==> flow/design.v <==
module counter_1000(clk,rst,clkout,statechange);
input clk,rst;
output clkout;
output [1:0] statechange;
reg clkout;
reg [9:0] flag1;
reg [1:0] statechange;
always @(posedge clk) 
begin   
    if(rst)
        begin
            flag1<=0;
            clkout<=1'b1;
        end
	else if(flag1<500) 
		begin
			flag1<=flag1+1;
			clkout<=1'b1;
		end 
	else if(flag1<1000)
		begin
			flag1<=flag1+1;
			clkout<=1'b0;
        end
    else if(flag1==1000)
        begin
            flag1<=0;
            clkout<=1'b1;
		end
end
always @(posedge clk)
begin 
    if(rst)
        statechange <= 0;
    else if(flag1==1000)
    begin
        if(statechange<3)
            statechange <= statechange + 1;
        else
            statechange <= 0;
    end
end
endmodule
module TrigSignal(clk_1m,rst,trig);
input clk_1m,rst;
output trig;
reg trig;
reg [16:0]flag1;
always @(posedge clk_1m) 
begin   
    if(rst)
        begin
            flag1<=0;
            trig<=1'b0;
        end
	else if(flag1<15) 
		begin
			flag1<=flag1+1;
			trig<=1'b1;
		end 
	else if(flag1<100000)
		begin
			flag1<=flag1+1;
			trig<=1'b0;
        end
    else if(flag1==100000)
        begin
            flag1<=0;
            trig<=1'b0;
		end
end
endmodule 
module PosCounter(clk_1m,rst,echo,dis_count);
input clk_1m,rst,echo;
output [19:0] dis_count;
reg [19:0] dis_count;
reg [19:0] count;
reg [19:0] countfinal;
always@(posedge clk_1m)
begin 
    if(rst)
    begin
        dis_count <= 0;
        count <= 0;
        countfinal <= 0;
    end
    else if(echo == 1'b1)
    begin
        count <= count+1;
        countfinal <= count;
    end
    else 
    begin
        dis_count <= countfinal *120 >> 6;
        count <= 0;
    end
end 
endmodule  
module Showdigit(in,LED_activating_counter,out1,out2);
input [19:0] in;
input [1:0] LED_activating_counter;
output reg [6:0] out1;
output reg [3:0] out2;
reg [3:0] outnumber;
always @(*)
begin
    case(LED_activating_counter)
    2'b00: 
    begin
        out2 = 4'b0111; 
        outnumber = (in / 10000)%10; 
    end
    2'b01: 
    begin
        out2 = 4'b1011; 
        outnumber = (in / 1000)%10; 
    end
    2'b10: 
    begin
        out2 = 4'b1101; 
        outnumber = ((in / 100)%10); 
    end
    2'b11: 
    begin
        out2 = 4'b1110; 
        outnumber = ((in / 10)%10); 
    end
    default: begin out2 = 4'b1111; outnumber = 4'b0000; end
    endcase
end
always@(*)
begin
    case(outnumber)
    4'b0000: out1 = 7'b0000001;  
    4'b0001: out1 = 7'b1001111;  
    4'b0010: out1 = 7'b0010010;  
    4'b0011: out1 = 7'b0000110;  
    4'b0100: out1 = 7'b1001100;  
    4'b0101: out1 = 7'b0100100;  
    4'b0110: out1 = 7'b0100000;  
    4'b0111: out1 = 7'b0001111;  
    4'b1000: out1 = 7'b0000000;  
    4'b1001: out1 = 7'b0000100;  
    default: out1 = 7'b0000001;  
    endcase
end
endmodule  
module Top(clk, rst, Trig, Echo, distance, sel);
input clk, rst, Echo;
output Trig;
output [6:0] distance;
output [3:0] sel;
wire [19:0] dis;
wire [1:0] state;
wire clk_1k;
counter_1000 u3(.clk(clk), .rst(rst), .clkout(clk_1k), .statechange(state));
TrigSignal u1(.clk_1m(clk), .rst(rst), .trig(Trig));
PosCounter u2(.clk_1m(clk), .rst(rst), .echo(Echo), .dis_count(dis));
Showdigit u4(.in(dis),.LED_activating_counter(state),.out1(distance[6:0]),.out2(sel[3:0]));
endmodule  
* From RTL to reports: Top
Tool output for the design above, in the order of the flow. Lines are those of the file above, counted from 1. Library cell names are shortened. A cell with -- has no value.
Inputs: top Top, clock input clk, library sky130hd, timing corner tt_025C_1v80

* Elaborated design
Counts by Yosys on the flattened word-level netlist (proc, flatten, opt, wreduce; memories kept). Register bits leave out memories and registers merged into their read ports (data or address). Print and check cells are left out. Cells with the same type and inputs are merged into one. Yosys's memory passes give these memory sizes; they may raise the number of words (mostly to a power of two), join words into wider ones and drop unused or constant bits.
Bit counts: input bits 3, bits in read-only memories 112, register bits after elaboration 90, output and inout bits 12, word-level cells 48, memories 1
Memory list:
- (no name shown) | words 16, bits a word 7, rd ports 1, wr ports 0, RTL line 133 | case(outnumber)
Operators by class: equality and inequality tests 5, reduce/logical cells 4, order comparisons 5, mux-type cells 12, multiply operators 1, bitwise operators 1, add/sub/neg operators 4, div/mod/pow operators 8
Operators with widths (number):
- remainder unit 32 x 4 -> 32 bit (second input constant) | 4
- divider 20 x 14 -> 32 bit (second input constant) | 1
- divider 20 x 10 -> 32 bit (second input constant) | 1
- divider 20 x 7 -> 32 bit (second input constant) | 1
- divider 20 x 4 -> 32 bit (second input constant) | 1
- multiplier 20 x 4 -> 23 bit (second input constant) | 1
- 2-to-1 mux 17 bit | 3
- parallel mux 4 bit (select 4 bit) | 2
- 2-to-1 mux 10 bit | 3
- adder 20 x 1 -> 20 bit (second input constant) | 1
- adder 17 x 1 -> 17 bit (second input constant) | 1
- < comparator 17 bit (second input constant) | 1
- == test 17 bit (second input constant) | 1
- < comparator 17 x 4 -> 1 bit (second input constant) | 1
- adder 10 x 1 -> 10 bit (second input constant) | 1
- < comparator 10 bit (second input constant) | 1
- == test 10 bit (second input constant) | 1
- < comparator 10 x 9 -> 1 bit (second input constant) | 1
- nonzero test 3 bit | 2
- == test 2 bit (second input constant) | 2
- 2-to-1 mux 1 bit | 3
- adder 2 x 1 -> 2 bit (second input constant) | 1
- == test 2 x 1 -> 1 bit (second input constant) | 1
- < comparator 2 bit (second input constant) | 1
- zero test 2 bit | 1
- OR reduction 2 bit | 1
- 2-to-1 mux 2 bit | 1
- NOT 1 bit | 1

* Longest topological paths
Yosys ltp: most cells in a row. Word level: on the elaborated netlist, between registers, memories and ports. Mapped: between sequential cells and ports; inverters and the memories' decode and read muxes count.
Logic depth: depth in word-level cells 4, ABC_AREA 1, mapped depth 492, depth with buffers taken out 464

* Synthesis result
Source: synth_stat.txt of the flow (Yosys; design flattened, memories mapped). It holds for the ABC_AREA given above (unset counts as 0); a run with the other value may have another netlist. Totals and module areas in this step are rounded.
Cells by type:
- nand2_1 | number 1135, total area 4.26E+03 µm²
- ha_1 | number 295, total area 3691.04 µm²
- inv_1 | number 759, total area 2.85E+03 µm²
- nand3_1 | number 392, total area 1.96E+03 µm²
- dfxtp_1 | number 90, total area 1.8E+03 µm²
- nor2_1 | number 454, total area 1.7E+03 µm²
- xor2_1 | number 184, total area 1.61E+03 µm²
- o21ai_0 | number 293, total area 1.47E+03 µm²
- nand2_2 | number 214, total area 1.34E+03 µm²
- a21oi_1 | number 243, total area 1.22E+03 µm²
- nand2_4 | number 98, total area 1.1E+03 µm²
- nand3_2 | number 91, total area 910.874 µm²
- nand3_4 | number 44, total area 770.739 µm²
- fa_1 | number 37, total area 740.71 µm²
- xnor2_1 | number 75, total area 656.88 µm²
- nor2_4 | number 56, total area 630.605 µm²
- nand4_1 | number 98, total area 613.088 µm²
- nor2_2 | number 60, total area 375.36 µm²
Not listed: further types 75, cells in them 543.
Mapped netlist: area of sequential cells 1800 µm², mapped flip-flops 90, buffer cells 86, synthesis area 32000 µm², mapped cells 5161

* Timing after synthesis
OpenSTA on the mapped netlist: ideal clock, no wires. The path of least setup slack (recovery checks aside). Input and output delay are each 20% of the period. Register names are those of the netlist, which keeps one name where synthesis merged equal registers.
Path post-synthesis: kind register -> output, start point register u3.statechange[0], end point output distance[3], path buffers 28, external output delay 200.000 ns, data required time 800.000 ns, arrival time 62.145 ns, slack 737.855 ns, path delay 62.145 ns, launch time at the first pin 0.000 ns, stages 473, period 1000.0 ns, synthesis period reached 262.145 ns
"path delay" is the arrival time less input delay plus setup time. At an output port there is no setup time. "stages" counts driving pins, that of a launching flip-flop among them; a cell with two outputs on the path counts twice. "synthesis period reached" is the clock period less the worst setup slack; recovery checks do not enter. This is arithmetic on one report: input and output delays are still those of the set period (20% each). At most two assigning lines are given for a register; there are more.
Between the ends, post-synthesis: cells stage by stage dfxtp_1 inv_1 ha_1 inv_1 nand2_1 ha_1 inv_1 o21bai_1 nand2_1 o21ai_2 nand2_1 clkinv_1 ha_1 o21ai_1 nand2_2 nand2_1 a21oi_1 a21oi_2 (+437 left out) ha_1 a21oi_1 nand2_1 a21oi_1 o21bai_1 a21oi_1 nor2_1 o211ai_1 o21ai_0 nand3b_1 nand2_1 nand2_1 nor2_1 nand3_1 nand2_2 ha_1 nor2_1 nor2_1, elaborated cells between the ends (all ways) 6, RTL lines with such cells 2, classes of those cells 3 x eq/ne; 1 x mux; 1 x reduce/logical; 1 x memory
RTL lines, path post-synthesis:
- from (decl) | RTL line 4 | output [1:0] statechange;
- from (assign) | RTL line 34 | statechange <= 0;
- from (assign) | RTL line 38 | statechange <= statechange + 1;
- to (decl) | RTL line 151 | output [6:0] distance;
No chain of elaborated cells between the ends is given. Some nets on the timed path still bear RTL names; the line given drives or declares the net.
Named nets, post-synthesis:
- distance[5] | RTL line 133 | case(outnumber)

* Timing after layout
From the final timing report of run A: the path of least setup slack in the routed layout; clock arrival at registers is part of the times.
Path post-layout: kind register -> output, start point register u3.statechange[0], end point output distance[4], external output delay 53.60 ns, stages 446, slack 141.38 ns, data required time 214.40 ns, arrival time 73.02 ns, period 268.0 ns, path buffers 2, launch time at the first pin 0.38 ns
At most two assigning lines are given for a register; there are more.
Between the ends, post-layout: cells stage by stage dfxtp_1 inv_1 ha_2 buf_4 clkinv_1 ha_1 nor2_1 nor2_1 o21bai_2 inv_1 nor2_1 ha_1 nand2_1 inv_1 nand3_1 o21ai_2 nand2_1 clkinv_1 (+410 left out) a21oi_1 nand2_1 a21oi_1 o21bai_1 a21oi_1 nor2_1 o211ai_1 o21ai_0 nand3b_1 nand2_1 nand2_1 nor2_1 nand3_1 nand2_2 ha_1 inv_1 nor3_2 clkdlybuf4s50_1, elaborated cells between the ends (all ways) 6, RTL lines with such cells 2, classes of those cells 3 x eq/ne; 1 x mux; 1 x reduce/logical; 1 x memory
RTL lines, path post-layout:
- from (decl) | RTL line 4 | output [1:0] statechange;
- from (assign) | RTL line 34 | statechange <= 0;
- from (assign) | RTL line 38 | statechange <= statechange + 1;
- to (decl) | RTL line 151 | output [6:0] distance;
No chain of elaborated cells between the ends is given.

Measured results for Top: 5 stored runs of the Yosys and OpenROAD flow on sky130hd. The settings differ; the order carries no meaning. The constraints put input and output delay at 20% of the set period each and load the outputs with 0.01 pF.
By "critical setup path time" is meant the share of the clock period that the worst setup path is allowed (20% is reserved at inputs, 20% at outputs), minus its slack. Clock arrival times at its registers enter into it.
The measured numbers are rounded.

* Run A | settings: ABC_AREA 1; CORE_ASPECT_RATIO 0.51; MIN_ROUTING_LAYER met2; SLEW_MARGIN 15; period_ns 268.0; CAP_MARGIN 20; CORE_MARGIN 2; CORE_UTILIZATION 40 | results: overall die area 82000 µm²; setup slack of the worst path 140 ns; sum of negative setup slack 0.000 ns; critical setup path time 73.02 ns; worst setup path kind register -> output; utilization 42%; chip area after synthesis (Yosys) 32000 µm²
* Run B | settings: ABC_AREA 1; CORE_MARGIN 7; CORE_UTILIZATION 57; CTS_CLUSTER_DIAMETER 221; MAX_ROUTING_LAYER met5; MIN_ROUTING_LAYER met1; PLACE_DENSITY_LB_ADDON 0.22; SLEW_MARGIN 20; TNS_END_PERCENT 35; period_ns 475.0; CAP_MARGIN 20 | results: overall die area 63000 µm²; setup slack of the worst path 310 ns; sum of negative setup slack 0.000 ns; critical setup path time 68.44 ns; worst setup path kind register -> output; utilization 59%; chip area after synthesis (Yosys) 32000 µm²
* Run C | settings: CAP_MARGIN 10; CELL_PAD_IN_SITES_DETAIL_PLACEMENT 0; CELL_PAD_IN_SITES_GLOBAL_PLACEMENT 3; CORE_ASPECT_RATIO 0.75; CORE_UTILIZATION 27; GPL_TIMING_DRIVEN 0; HOLD_SLACK_MARGIN 0.19; MAX_ROUTING_LAYER met4; PLACE_DENSITY 0.6; SLEW_MARGIN 15; TNS_END_PERCENT 10; period_ns 1000.0; CORE_MARGIN 2 | results: overall die area 110000 µm²; setup slack of the worst path 700 ns; sum of negative setup slack 0.000 ns; critical setup path time 100.98 ns; worst setup path kind register -> output; utilization 29%; chip area after synthesis (Yosys) 28000 µm²
* Run D | settings: ABC_AREA 1; SLEW_MARGIN 15; period_ns 1000.0; CAP_MARGIN 20; CORE_MARGIN 2; CORE_UTILIZATION 40 | results: overall die area 82000 µm²; setup slack of the worst path 730 ns; sum of negative setup slack 0.000 ns; critical setup path time 68.18 ns; worst setup path kind register -> output; utilization 42%; chip area after synthesis (Yosys) 32000 µm²
* Run E | settings: ABC_AREA 0; CAP_MARGIN 30; CELL_PAD_IN_SITES_DETAIL_PLACEMENT 1; CORE_ASPECT_RATIO 1.24; CORE_UTILIZATION 61; CTS_CLUSTER_DIAMETER 265; CTS_CLUSTER_SIZE 78; GPL_ROUTABILITY_DRIVEN 0; GPL_TIMING_DRIVEN 0; HOLD_SLACK_MARGIN 0.28; MIN_ROUTING_LAYER met1; PLACE_DENSITY_LB_ADDON 0.25; SETUP_SLACK_MARGIN 5.0; SLEW_MARGIN 25; period_ns 400.0; CORE_MARGIN 2 | not finished: routing ended with error GRT-0116
